==> flow/design.v <==
module fullAdder (a,b,cin,sum,ca); 
input a,b,cin;
output sum,ca;
assign sum = a ^ b ^ cin; 
assign ca= (a&b) | (a&cin) |(cin&b) ; 
endmodule
module fourBitAdder(a,b,cin,sum,ca);
input[3:0] a,b;
input [3:0]cin;
output [3:0] sum;
output [3:0]ca;
fullAdder FA_0(a[0],b[0],cin[0],sum[0],ca[0]);
fullAdder FA_1(a[1],b[1],cin[1],sum[1],ca[1]);
fullAdder FA_2(a[2],b[2],cin[2],sum[2],ca[2]);
fullAdder FA_3(a[3],b[3],cin[3],sum[3],ca[3]);
endmodule
module sixtBitAdder(a,b,cin,sum,ca);
input[15:0] a,b;
input [15:0]cin;
output[15:0] sum;
output [15:0]ca;
fourBitAdder FA_0(a[3:0],b[3:0],cin[3:0],sum[3:0],ca[3:0]);
fourBitAdder FA_1(a[7:4],b[7:4],cin[7:4],sum[7:4],ca[7:4]);
fourBitAdder FA_2(a[11:8],b[11:8],cin[11:8],sum[11:8],ca[11:8]);
fourBitAdder FA_3(a[15:12],b[15:12],cin[15:12],sum[15:12],ca[15:12]);
endmodule
module thirtBitAdder(a,b,cin,sum,ca);
input[31:0] a,b;
input [31:0]cin;
output[31:0] sum;
output [31:0]ca;
sixtBitAdder FA_0(a[15:0],b[15:0],cin[15:0],sum[15:0],ca[15:0]);
sixtBitAdder FA_1(a[31:16],b[31:16],cin[31:16],sum[31:16],ca[31:16]);
endmodule
module sixtyBitAdder(a,b,cin,sum,ca);
input [64:0] a,b;
input [64:0]cin;
output[64:0] sum;
output [64:0]ca;
assign ca[0]=1'b0;
assign sum[64:48]=17'b0;               
assign ca[64:49]=16'b0;
thirtBitAdder FA_0(a[31:0],b[31:0],cin[31:0],sum[31:0],ca[32:1]);
sixtBitAdder FA_1(a[47:32],b[47:32],cin[47:32],sum[47:32],ca[48:33]);
endmodule
module three_fa(sum,ca,a);
input [8:0][64:0]a;
output [2:0][64:0]sum,ca;
sixtyBitAdder a_0(a[0],a[1],a[2],sum[0],ca[0]);
sixtyBitAdder a_1(a[3],a[4],a[5],sum[1],ca[1]);
sixtyBitAdder a_2(a[6],a[7],a[8],sum[2],ca[2]);
endmodule
module three_fam(sum,ca,s,c);
input [4:0][64:0]s;
input [3:0][64:0]c;
output  [2:0][64:0]sum,ca;
sixtyBitAdder a_0(s[0],s[1],c[0],sum[0],ca[0]);
sixtyBitAdder a_1(c[1],s[2],c[2],sum[1],ca[1]);
sixtyBitAdder a_2(s[3],s[4],c[3],sum[2],ca[2]);
endmodule
module ppg(c,a,b);
input[31:0] a,b;
output reg[31:0][64:0] c;
reg [64:0] pp;
integer i,j;
always@(*)
begin
for(i=0;i<32;i+=1)
begin
pp=65'h0000_0000_0000_0000;
for(j=0;j<32;j+=1)
begin
pp[j+i]= a[j] & b[i];
end
c[i]=pp;
end
end
endmodule
module dff_lvl_1 (input [31:0][64:0]d,input [32:1]a2,input [32:1]b2,input [9:1]exp_c,input sign_c,input rst,input clk,output reg [31:0][64:0] q,output reg [74:1] comb);  
    always@(posedge clk )  
       if (!rst)  
       begin
          q <= 0;
          comb <= 0;
       end
       else  
       begin
          q <= d;
          comb[32:1] <= a2;
          comb[64:33] <= b2;
          comb[73:65] <= exp_c;
          comb[74] <= sign_c;  
       end
endmodule  
module dff_lvl_2 (input [9:0][64:0]d1,input [9:0][64:0]d2,input [74:1] comb,input rst,input clk,output reg [9:0][64:0] q1,output reg [9:0][64:0] q2,output reg [74:1] comb1);  
    always@(posedge clk )  
       if (!rst)  
       begin
          q1 <= 0; 
          q2 <= 0;
          comb1<=0; 
       end
       else  
       begin
          q1 <= d1;  
          q2 <= d2;
          comb1<=comb;
       end
endmodule  
module dff_lvl_3 (input [6:0][64:0]d1,input [6:0][64:0]d2,input [74:1] comb,input rst,input clk,output reg [6:0][64:0] q1,output reg [6:0][64:0] q2,output reg [74:1] comb1);  
    always@(posedge clk )  
       if (!rst)  
       begin
          q1 <= 0; 
          q2 <= 0; 
          comb1<=0; 
       end
       else  
       begin
          q1 <= d1;  
          q2 <= d2;
          comb1<=comb;
       end
endmodule  
module dff_lvl_4 (input [4:0][64:0]d1,input [4:0][64:0]d2,input [74:1] comb,input rst,input clk,output reg [4:0][64:0] q1,output reg [4:0][64:0] q2,output reg [74:1] comb1);  
    always@(posedge clk )  
       if (!rst)  
       begin
          q1 <= 0; 
          q2 <= 0; 
          comb1<=0; 
       end
       else  
       begin
          q1 <= d1;  
          q2 <= d2;
          comb1<=comb;
       end
endmodule  
module dff_lvl_5 (input [2:0][64:0]d1,input [2:0][64:0]d2,input [74:1] comb,input rst,input clk,output reg [2:0][64:0] q1,output reg [2:0][64:0] q2,output reg [74:1] comb1);  
    always@(posedge clk )  
       if (!rst)  
       begin
          q1 <= 0; 
          q2 <= 0; 
          comb1<=0; 
       end
       else  
       begin
          q1 <= d1;  
          q2 <= d2;
          comb1<=comb;
       end
endmodule  
module dff_lvl_6 (input [1:0][64:0]d1,input [1:0][64:0]d2,input [74:1] comb,input rst,input clk,output reg [1:0][64:0] q1,output reg [1:0][64:0] q2,output reg [74:1] comb1);  
    always@(posedge clk )  
       if (!rst)  
       begin
          q1 <= 0; 
          q2 <= 0; 
          comb1<=0; 
       end
       else  
       begin
          q1 <= d1;  
          q2 <= d2;
          comb1<=comb;
       end
endmodule  
module dff_lvl_7 (input [64:0]d1,input [64:0]d2,input [74:1] comb,input rst,input clk,output reg [64:0] q1,output reg [64:0] q2,output reg [74:1] comb1);  
    always@(posedge clk )  
       if (!rst)  
       begin
          q1 <= 0; 
          q2 <= 0;
          comb1<=0;  
       end
       else  
       begin
          q1 <= d1;  
          q2 <= d2;
          comb1<=comb;
       end
endmodule  
module kpga(x,ai,bi);
input ai,bi;
output reg[7:0] x;
always @(ai or bi)
if(ai==bi)
begin
if(ai==0)
x="k";
else
x="g";
end
else
x="p";
endmodule
module kpgga(x,ai,bi);
input [7:0] ai,bi;
output [7:0][7:0]x;
kpga kpg_0(x[0],ai[0],bi[0]);
kpga kpg_1(x[1],ai[1],bi[1]);
kpga kpg_2(x[2],ai[2],bi[2]);
kpga kpg_3(x[3],ai[3],bi[3]);
kpga kpg_4(x[4],ai[4],bi[4]);
kpga kpg_5(x[5],ai[5],bi[5]);
kpga kpg_6(x[6],ai[6],bi[6]);
kpga kpg_7(x[7],ai[7],bi[7]);
endmodule
module lvl #(parameter K=0) (y,x);
input [47:0][7:0]x;
output reg [47:0][7:0] y ;
integer i;
always@(*)
begin 
for(i=0;i<48;i=i+1)
begin
y[i]=x[i];
end 
for(i=47;(i-2**K)>=0;i=i-1)
begin 
if(y[i]=="k") 
begin
y[i]="k";
end 
else if(y[i]=="p")  
begin
if(y[i-2**K]=="k")
y[i]="k";
else if(y[i-2**K]=="p")
y[i]="p";
else
y[i]="g";
end
else  
begin
y[i]="g";
end 
end 
end 
endmodule
module dff_lvl (input [47:0][7:0]d,input [74:1] comb,input rst,input clk,output reg [47:0][7:0] q,output reg[47:0] wire1,output reg[47:0] wire2,input [47:0]a,input [47:0]b,output reg [74:1] comb1);  
    always@(posedge clk )  
       if (!rst)  
       begin
          q <= 0;
          wire1<=0;
          wire2<=0;  
          comb1<=0;
       end
       else  
       begin
          q <= d;  
          wire1<=a;
          wire2<=b;
          comb1<=comb;
       end
endmodule  
module dff (input [47:0]a,input [47:0]b,input [74:1] comb,input rst,input clk,output reg [47:0] c,output reg [47:0] d,output reg [74:1] comb1);  
    always @ (posedge clk )  
    begin
       if (!rst)  
       begin
         c <= 0; 
         d <= 0; 
         comb1<=0;
       end
       else  
       begin
          c <= a;
          d <= b;
          comb1<=comb;  
       end
    end
endmodule  
module ppca(y,x,comb,rst,clk,a,b,c,d,combn);
input [47:0][7:0]x;
input [47:0] a,b;
input [74:1] comb;
wire [47:0][7:0]reg1,reg2,reg3,reg4,reg5,reg6;
wire[47:0] wire6,wire7,wire8,wire9,wire10,wire11,wire12,wire13,wire14,wire15,wire16,wire17;
output  [47:0][7:0] y ;
output [47:0] c,d;
output [74:1] combn;
wire  [47:0][7:0] wire1,wire2,wire3,wire4,wire5,wire18 ;
wire [74:1] comb1,comb2,comb3,comb4,comb5,comb6;
input rst,clk;
dff_lvl c1(x,comb,rst,clk,reg1,wire6,wire7,a,b,comb1);  
lvl #(0) m1(wire1,reg1);
dff_lvl c2(wire1,comb1,rst,clk,reg2,wire8,wire9,wire6,wire7,comb2);  
lvl #(1) m2(wire2,reg2);
dff_lvl c3(wire2,comb2,rst,clk,reg3,wire10,wire11,wire8,wire9,comb3);  
lvl #(2) m3(wire3,reg3);
dff_lvl c4(wire3,comb3,rst,clk,reg4,wire12,wire13,wire10,wire11,comb4);  
lvl #(3) m4(wire4,reg4);
dff_lvl c5(wire4,comb4,rst,clk,reg5,wire14,wire15,wire12,wire13,comb5);  
lvl #(4) m5(wire5,reg5);
dff_lvl c6(wire5,comb5,rst,clk,reg6,wire16,wire17,wire14,wire15,comb6);  
lvl #(5) m6(wire18,reg6);
dff_lvl c7(wire18,comb6,rst,clk,y,c,d,wire16,wire17,combn);  
endmodule
module addera(si,a,b,xin,comb,clk,rst,comb2);
input [47:0] a,b;
input[7:0] xin;
wire [48:0][7:0]x;
integer i;
input clk,rst;
input [74:1] comb;
wire [47:0] c,d,e,f;
wire [47:0][7:0] y ;
  output reg[47:0] si;
wire [74:1] comb1;
output [74:1] comb2;
dff m1(a,b,comb,rst,clk,c,d,comb1);   
kpgga kpg_0(x[8:1],c[7:0],d[7:0]);
kpgga kpg_1(x[16:9],c[15:8],d[15:8]);
kpgga kpg_2(x[24:17],c[23:16],d[23:16]);
kpgga kpg_3(x[32:25],c[31:24],d[31:24]);
kpgga kpg_4(x[40:33],c[39:32],d[39:32]);
kpgga kpg_5(x[48:41],c[47:40],d[47:40]);
assign x[0]=xin;
ppca ppc_0(y[47:0],x[47:0],comb1,rst,clk,c,d,e,f,comb2);
always@(*)
begin
for(i=0;i<48;i=i+1)
begin
if(y[i]=="k")
si[i]=(e[i]^f[i])^0;
else
si[i]=(e[i]^f[i])^1;
end
end
endmodule
module wallace(c,a,b,a2,b2,exp_c,sign_c,clk,rst,a3,b3,exp_c3,sign_c3);
input [32:0] a,b;
output[64:0] c;
input [32:1] a2,b2;
output [32:1] a3,b3;
input sign_c;
output sign_c3;
input [9:1]exp_c;
output [9:1]exp_c3;
wire [74:1] comb1,comb2,comb3,comb4,comb5,comb6,comb7,comb8,comb9,comb10;
wire [7:0]xin;
input clk,rst;
assign xin="k";
wire [31:0][64:0] pp;
wire [31:0][64:0] pp_c;
ppg ppg_0(pp_c,a[31:0],b[31:0]);
dff_lvl_1 m1(pp_c,a2,b2,exp_c,sign_c,rst,clk,pp,comb1);  
wire  [9:0][64:0] sum_c,ca_c,sum,ca;
three_fa a_0(sum_c[2:0],ca_c[2:0],pp[8:0]);
three_fa a_1(sum_c[5:3],ca_c[5:3],pp[17:9]);
three_fa a_2(sum_c[8:6],ca_c[8:6],pp[26:18]);
sixtyBitAdder a_3(pp[27],pp[28],pp[29],sum_c[9],ca_c[9]);
dff_lvl_2 m2(sum_c,ca_c,comb1,rst,clk,sum,ca,comb2);  
wire [6:0][64:0] sum2_c,ca2_c,sum2,ca2;
three_fam a_4(sum2_c[2:0],ca2_c[2:0],sum[4:0],ca[3:0]);
three_fam a_5(sum2_c[5:3],ca2_c[5:3],ca[8:4],sum[8:5]);
sixtyBitAdder a_6(sum[9],ca[9],pp[30],sum2_c[6],ca2_c[6]);
dff_lvl_3 m3(sum2_c,ca2_c,comb2,rst,clk,sum2,ca2,comb3);  
wire [4:0][64:0] sum3_c,ca3_c,sum3,ca3;
three_fam a_7(sum3_c[2:0],ca3_c[2:0],sum2[4:0],ca2[3:0]);
sixtyBitAdder a_8(sum2[5],ca2[4],ca2[5],sum3_c[3],ca3_c[3]);
sixtyBitAdder a_9(sum2[6],ca2[6],pp[31],sum3_c[4],ca3_c[4]);
dff_lvl_4 m4(sum3_c,ca3_c,comb3,rst,clk,sum3,ca3,comb4);  
wire [2:0][64:0] sum4_c,ca4_c,sum4,ca4;
three_fam a_10(sum4_c[2:0],ca4_c[2:0],sum3[4:0],ca3[3:0]);
dff_lvl_5 m5(sum4_c,ca4_c,comb4,rst,clk,sum4,ca4,comb5);  
wire [1:0][64:0] sum5_c,ca5_c,sum5,ca5;
sixtyBitAdder a_11(sum4[0],sum4[1],ca4[0],sum5_c[0],ca5_c[0]);
sixtyBitAdder a_12(sum4[2],ca4[1],ca4[2],sum5_c[1],ca5_c[1]);
dff_lvl_6 m6(sum5_c,ca5_c,comb5,rst,clk,sum5,ca5,comb6);  
wire [64:0] sum6_c,ca6_c,sum6,ca6;
sixtyBitAdder a_13(sum5[0],sum5[1],ca5[0],sum6_c,ca6_c);
dff_lvl_7 m7(sum6_c,ca6_c,comb6,rst,clk,sum6,ca6,comb7);  
wire [64:0] sum7_c,ca7_c,sum7,ca7;
reg [64:0] ca5_d;                   
always@(posedge clk)
    if (!rst)
        ca5_d <= 0;
    else
        ca5_d <= ca5[1];
sixtyBitAdder a_14(sum6,ca5_d,ca6,sum7_c,ca7_c);
dff_lvl_7 m8(sum7_c,ca7_c,comb7,rst,clk,sum7,ca7,comb8);  
wire [64:0] sum8_c,ca8_c,sum8,ca8;
sixtyBitAdder a_15(sum7,ca3[4],ca7,sum8_c,ca8_c);
dff_lvl_7 m9(sum8_c,ca8_c,comb8,rst,clk,sum8,ca8,comb9); 
addera a_16(c[47:0],sum8[47:0],ca8[47:0],xin,comb9,clk,rst,comb10);
assign a3=comb10[32:1];
assign b3=comb10[64:33];
assign exp_c3=comb10[73:65];
assign sign_c3=comb10[74];
assign c[64:48]=0;                   
endmodule
module getval(
    input [32:1] a,
    input [32:1] b,
    output reg [32:1] man_a,
    output reg [32:1] man_b,
    output reg [8:1] exp_a,
    output reg [8:1] exp_b,
    output reg sign_a,
    output reg sign_b
);
always@(*)begin
    man_a={32'b0};
    man_b={32'b0};
    man_a [23:1] = a[23:1];
    man_b [23:1] = b[23:1];
    exp_a =a[31:24];
    exp_b =b[31:24];
    sign_a =a[32];
    sign_b =b[32];
    man_a[24]=1'b1;  
    man_b[24]=1'b1;  
    end
endmodule
module mux21(input [9:1] exp_c,input [32:1] a,input [32:1] b,output [9:1] exp_cs);
wire [9:1]exp_c2,sel;
wire s;
assign exp_c2=9'b1111_1111_1;
wire [9:1]t1,t2,t3;
assign s=((exp_c>255) ||(a[31:24]==255) ||(b[31:24]==255) );
assign sel={8{s}};
assign t1=exp_c2 & sel;
assign t2=exp_c & (~sel);
assign t3=t1|t2;
assign exp_cs=t3;
endmodule
module mux22(input ch,input [9:1]exp_c,output [9:1] exp_cs);
assign exp_cs=exp_c+ch;
endmodule
module mux23(input [65:1] man_c,input [32:1] a,input [32:1] b,output [65:1] man_cs);
wire [65:1]t1,t2,t3,t4,t5,t6,sel,sel2,man_c2,man_c3;
wire s,s2;
assign s=(a[23:1]!=0 || b[23:1]!=0);
assign sel={65{s}};
assign man_c2=65'h0000_0010_0000_0000;
assign man_c3={65{1'b0}};
assign t1=sel &man_c2;
assign t2=man_c3 & (~sel);
assign t3=t1|t2;
assign s2=( ((a[31:24]==255 && a[23:1]!=0) || (b[31:24]==255 && b[23:1]!=0)) || ((a[31:24]==255 && a[23:1]==0) || (b[31:24]==255 && b[23:1]==0)) );
assign sel2={65{s2}};
assign t4=sel2 & t3;
assign t5=man_c &(~sel2);
assign t6=t4 | t5;
assign man_cs=t6;
endmodule
module mux24(input ch,input [65:1] man_cs,input [9:1]exp_cs,input [32:1] a,input [32:1] b,output [31:1] c);
wire [65:1]t1,t2,t3,sel,man_c2,man_c3;
reg [65:1] t7;
wire s;
assign s=(a[31:1]==0 || b[31:1]==0);
assign sel={65{s}};
assign man_c2=man_cs;
assign man_c3={65{1'b0}};
assign t1=man_c3 & sel;
assign t2=man_c2 & (~sel);
assign t3=t1|t2;
wire [9:1] t4,t5,t6,sel2,exp_c2,exp_c3;
assign sel2={9{s}};
assign exp_c2={9{1'b0}};
assign exp_c3=exp_cs;
assign t4= exp_c2 & sel2;
assign t5= exp_c3 & (~sel2);
assign t6=t4|t5;
always@(*)
if(ch==1'b1)
t7[47:25]=t3[47:25];
else
t7[47:25]=t3[46:24];
assign c[23:1]=t7[47:25];
assign c[31:24] =t6[8:1];
endmodule
module dff_lvl_p2 (input [31:0]a1,input [31:0]a2,input [32:0]d1,input [32:0]d2,input [7:0]d3,input [7:0]d4,input d5,input d6,input rst,input clk,output reg [31:0] b1,output reg [31:0] b2,output reg [32:0] q1,output reg [32:0] q2,output reg [7:0] q3,output reg [7:0] q4,output reg q5,output reg q6);  
     always@(posedge clk )  
       if (!rst)  
       begin
          q1 <= 0;
          q2 <= 0;
          q3 <= 0;
          q4 <= 0;
          q5 <= 0;
          q6 <= 0;
          b1 <= 0;
          b2 <= 0; 
       end
       else  
       begin
          q1 <= d1;
          q2 <= d2;
          q3 <= d3;
          q4 <= d4;
          q5 <= d5;
          q6 <= d6;
          b1 <= a1;
          b2 <= a2;  
       end
endmodule  
module dff_lvl_p1 (input [32:1]a,input [32:1]b,input rst,input clk,output reg [31:0] c,output reg [31:0] d);  
    always@(posedge clk )  
       if (!rst)  
       begin
          c <= 0; 
          d <= 0; 
       end
       else  
       begin
          c <= a;  
          d <= b;
       end
endmodule 
module dff_lvl_p3 (input a,input [8:1]b,input [32:1]c,input rst,input clk,output reg [31:0] q);  
    always@(posedge clk )  
       if (!rst)  
       begin
          q <= 0; 
       end
       else  
       begin
          q[31]<=a;
          q[30:23]<=b;
          q[22:0]<=c[23:1];
       end
endmodule  
module fpm(
    input [32:1] a,
    input [32:1] b,
    input clk,
    input rst,
    input in_valid,
    output  [32:1] c,
    output out_valid
    );
wire [33:1] w_MAN_a,w_MAN_a2;         
wire [33:1] w_MAN_b,w_MAN_b2;         
wire [8:1] exp_a,exp_b,exp_a2,exp_b2;        
wire [32:1] a1,b1,a2,b2,a3,b3;      
wire sign_a,sign_b,sign_a2,sign_b2;          
reg sign_c;
wire sign_c3;                                
reg [9:1] r_EXP_c;
wire [9:1] w_EXP_c3;                         
wire [9:1] w_EXP_cs;
wire [9:1] w_EXP_cs2;
wire [65:1] w_MAN_c;                         
wire [65:1] w_MAN_cs;
assign w_MAN_a[33]=1'b0;
assign w_MAN_b[33]=1'b0;
reg [19:1] r_VALID;
always@(posedge clk)
    if (!rst)
        r_VALID <= 0;
    else
        r_VALID <= {r_VALID[18:1],in_valid};
assign out_valid=r_VALID[19];
dff_lvl_p1 p1(a,b,rst,clk,a1,b1);
getval m0(a1,b1,w_MAN_a[32:1],w_MAN_b[32:1],exp_a,exp_b,sign_a,sign_b);           
dff_lvl_p2 p2(a1,b1,w_MAN_a,w_MAN_b,exp_a,exp_b,sign_a,sign_b,rst,clk,a2,b2,w_MAN_a2,w_MAN_b2,exp_a2,exp_b2,sign_a2,sign_b2);
always@(*)
begin
    sign_c=sign_a2^sign_b2;
    r_EXP_c=exp_a2+exp_b2-127;
end
wallace m1(w_MAN_c,w_MAN_a2,w_MAN_b2,a2,b2,r_EXP_c,sign_c,clk,rst ,a3,b3,w_EXP_c3,sign_c3 );                                              
    mux22 m2(w_MAN_c[48],w_EXP_c3,w_EXP_cs);             
    mux21 m3(w_EXP_cs,a3,b3,w_EXP_cs2);                  
    mux23 m4(w_MAN_c,a3,b3,w_MAN_cs);                    
    mux24 m5(w_MAN_c[48],w_MAN_cs,w_EXP_cs2,a3,b3,c[31:1]);    
assign c[32]=sign_c3;
endmodule
# From RTL to reports: fpm
# Tool output for the design above, in the order of the flow.
# Lines are those of the file above, counted from 1.
# Library cell names are shortened.
# The mark - stands for no value.
# inputs
top,fpm
clk_port,clk
cell_library,sky130hd
pvt_corner,tt_025C_1v80

# After elaboration
# Counts by Yosys on the flattened word-level netlist (proc, flatten, opt, wreduce; memories kept). Register bits leave out memories and registers merged into their read ports (data or address). Print and check cells are left out.
# bits
clocked_rd_ports_x_width,0
reg_bits,6543
wordCells,7221
in_bits,67
output_inout_bits,33
n_memories,0
latchBits,0
mem_bits_rw,0
rom_bits,0
# classes
eq_ne,585
compare,1
multipliers,0
addsub,3
n_mux,996
n_logic,4650
div,0
shift,0
n_reduce_logical,467
# ops
operator,count
4-bit 2-to-1 mux,722
7-bit == test with constant B,356
1-bit bitwise AND,2225
1-bit bitwise XOR,1204
5-bit 2-to-1 mux,225
1-bit OR,974
8-bit by 7-bit == test with 1-bit output with constant B,94
4-bit OR reduction,178
6-bit == test with constant B,88
2-bit OR reduction,225
1-bit inverter,236
2-bit AND reduction,47
47-bit bitwise AND,2
47-bit inverter,2
31-bit logical NOT,2
1-bit 2-to-1 mux,48
47-bit by 37-bit bitwise AND with 47-bit output,1
47-bit OR,1
23-bit logical NOT,2
23-bit nonzero test,2
1-bit == test,38
5-bit == test with constant B,7
23-bit 2-to-1 mux,1
8-bit == test with constant B,2
8-bit bitwise AND,2
8-bit inverter,2
8-bit by 8-bit adder with 9-bit output,1
9-bit by 1-bit adder with 9-bit output,1
# Other operator kinds: 5; their cells: 14.

# Longest topological paths
# Longest topological path by Yosys (ltp), each cell counted once; first at word level (registers and memories cut), then after technology mapping (sequential cells cut; the memories' decode and read muxes count).
# depth
depth_word,11
ABC_AREA,1
ltp_mapped,15
mapped_depth_nobuf,13

# Netlist
# Yosys stat after the flow's synthesis: flattened, memories mapped to cells. It holds for the ABC_AREA given above (unset counts as 0); a run with the other value may have another netlist.
# Totals and module areas in this step are rounded.
# synth_totals
mapped_cells,17329
flip_flops,4959
buffers,614
sequential_area_um2,99300
synth_area_um2,160000
# types
cell_type,count,area_total_um2
dfxtp_1,4959,9.93E+04
inv_1,4044,1.52E+04
nand2_1,3920,1.47E+04
fa_1,488,9769.37
nor2_1,1503,5.64E+03
ha_1,205,2564.96
nor3_1,462,2.31E+03
buf_2,327,1636.57
nand3_1,265,1.33E+03
a21oi_1,247,1.24E+03
clkbuf_1,251,942.154
xor2_1,60,525.504
nand4_2,39,487.968
nand4_1,66,412.896
nor3b_1,48,360.346
o21a_1,46,345.331
or2_2,55,344.08
and3_1,50,312.8
# Other cell types: 30; their cells: 294.

# Timing after synthesis
# Source: OpenSTA report_checks on the synthesized netlist (no wires, ideal clock, input and output delay 20% of the period each), path of least setup slack; recovery checks are left aside. Register names are those of the netlist, which keeps one name where synthesis merged equal registers.
# synth_timing
kind,reg2out
startpoint,register (no name shown)
endpoint,output port c[24]
required_time_ns,4.000
output_delay_ns,1.000
stages,16
t_arrival_ns,2.504
path_delay_ns,2.504
tclk_ns,5.0
path_buffers,2
t_first_pin_ns,0.000
setup_slack_ns,1.496
synth_period_reached_ns,3.504
# "path_delay_ns" = arrival - input delay + setup time.
# At an output port there is no setup time.
# "stages" counts driving pins, that of a launching flip-flop among them; a cell with two outputs on the path counts twice.
# "synth_period_reached_ns" = period - worst setup slack (recovery checks aside). The figure is calculated, with input and output delays left at 20% of the set period.
# synth_between
path_cell_list,dfxtp_1 -> buf_4 -> inv_4 -> nor2_1 -> nand2_1 -> xor2_2 -> buf_2 -> ha_1 -> ha_1 -> nand2_1 -> nor3b_1 -> nand3_1 -> nand2_1 -> nand3_1 -> o21ai_0 -> inv_1
# synth_lines
item,line,source
"end, declared",535,"output  [32:1] c,"
# No chain of elaborated cells between the ends is given.

# Timing after layout
# From the final timing report of flow run 1: the path of least setup slack in the routed layout; clock arrival at registers is part of the times.
# layout_timing
kind,reg2out
startpoint,register (no name shown)
endpoint,output port c[26]
setup_slack_ns,0.30
required_time_ns,3.46
path_buffers,2
tclk_ns,4.32
stages,16
output_delay_ns,0.86
t_first_pin_ns,1.02
t_arrival_ns,3.15
# layout_between
path_cell_list,dfxtp_4 -> inv_8 -> nor2_4 -> nand2_4 -> xor2_4 -> ha_4 -> ha_4 -> nand2_4 -> nor3b_4 -> nand3_1 -> nand2_2 -> nand3_4 -> buf_6 -> o21ai_2 -> inv_1 -> buf_2
# layout_lines
item,line,source
"end, declared",535,"output  [32:1] c,"
# No chain of elaborated cells between the ends is given.

# Record of 3 stored runs of the RTL-to-layout flow on fpm, platform sky130hd. The runs are unordered. Constraints: input delay and output delay 20% of the set period each, output load 0.01 pF.
# "timing.achieved_period_ns" means the clock period less the worst setup slack. The figure is calculated, with input and output delays left at 20% of the set period.
# "worst_path_allowed_less_slack_ns": the worst setup path's part of the clock period (all of it between registers, 20% less for each end at a port) less its slack. A launch clock that arrives late makes it longer, a capture clock that arrives late makes it shorter.
# By "power_total_mw" is meant OpenSTA's value without simulated activity: inputs other than the clock are taken to toggle once in ten clock periods, and the tool carries that through the logic.
# Results are given in rounded form.
# Among the settings, . means not set for that run.
run,ABC_AREA,CORE_ASPECT_RATIO,CORE_UTILIZATION,CTS_CLUSTER_DIAMETER,CTS_CLUSTER_SIZE,GPL_ROUTABILITY_DRIVEN,MIN_ROUTING_LAYER,PLACE_DENSITY_LB_ADDON,SETUP_SLACK_MARGIN,TNS_END_PERCENT,period_ns,CAP_MARGIN,CORE_MARGIN,SLEW_MARGIN,CELL_PAD_IN_SITES_DETAIL_PLACEMENT,GPL_TIMING_DRIVEN,MAX_ROUTING_LAYER,HOLD_SLACK_MARGIN,setup_worst_slack_ns,synth_area_um2,tns_setup_ns,dieArea_um2,final_cell_area_um2,worst_hold_slack_ns,timing.achieved_period_ns,power_total_mw,worst_path_allowed_less_slack_ns,worst_path_kind
flow run 1,1,1.81,29,331,87,1,met2,0.02,1.28,15,4.32,20,2,20,.,.,.,.,0.301,160000,0.000,556000,171000,0.206,4.019,65.0,3.15,reg2out
flow run 2,.,1.15,36,153,.,0,.,0.0,0.71,.,2.76,35,7,30,2,1,met5,.,-1.10,155000,-32.8,449000,187000,0.133,3.863,148,3.31,reg2out
flow run 3,1,1.92,35,.,.,.,.,.,.,55,7.22,5,8,20,1,.,.,-0.02,1.14,160000,0.000,479000,181000,0.370,6.079,52.5,4.63,reg2out
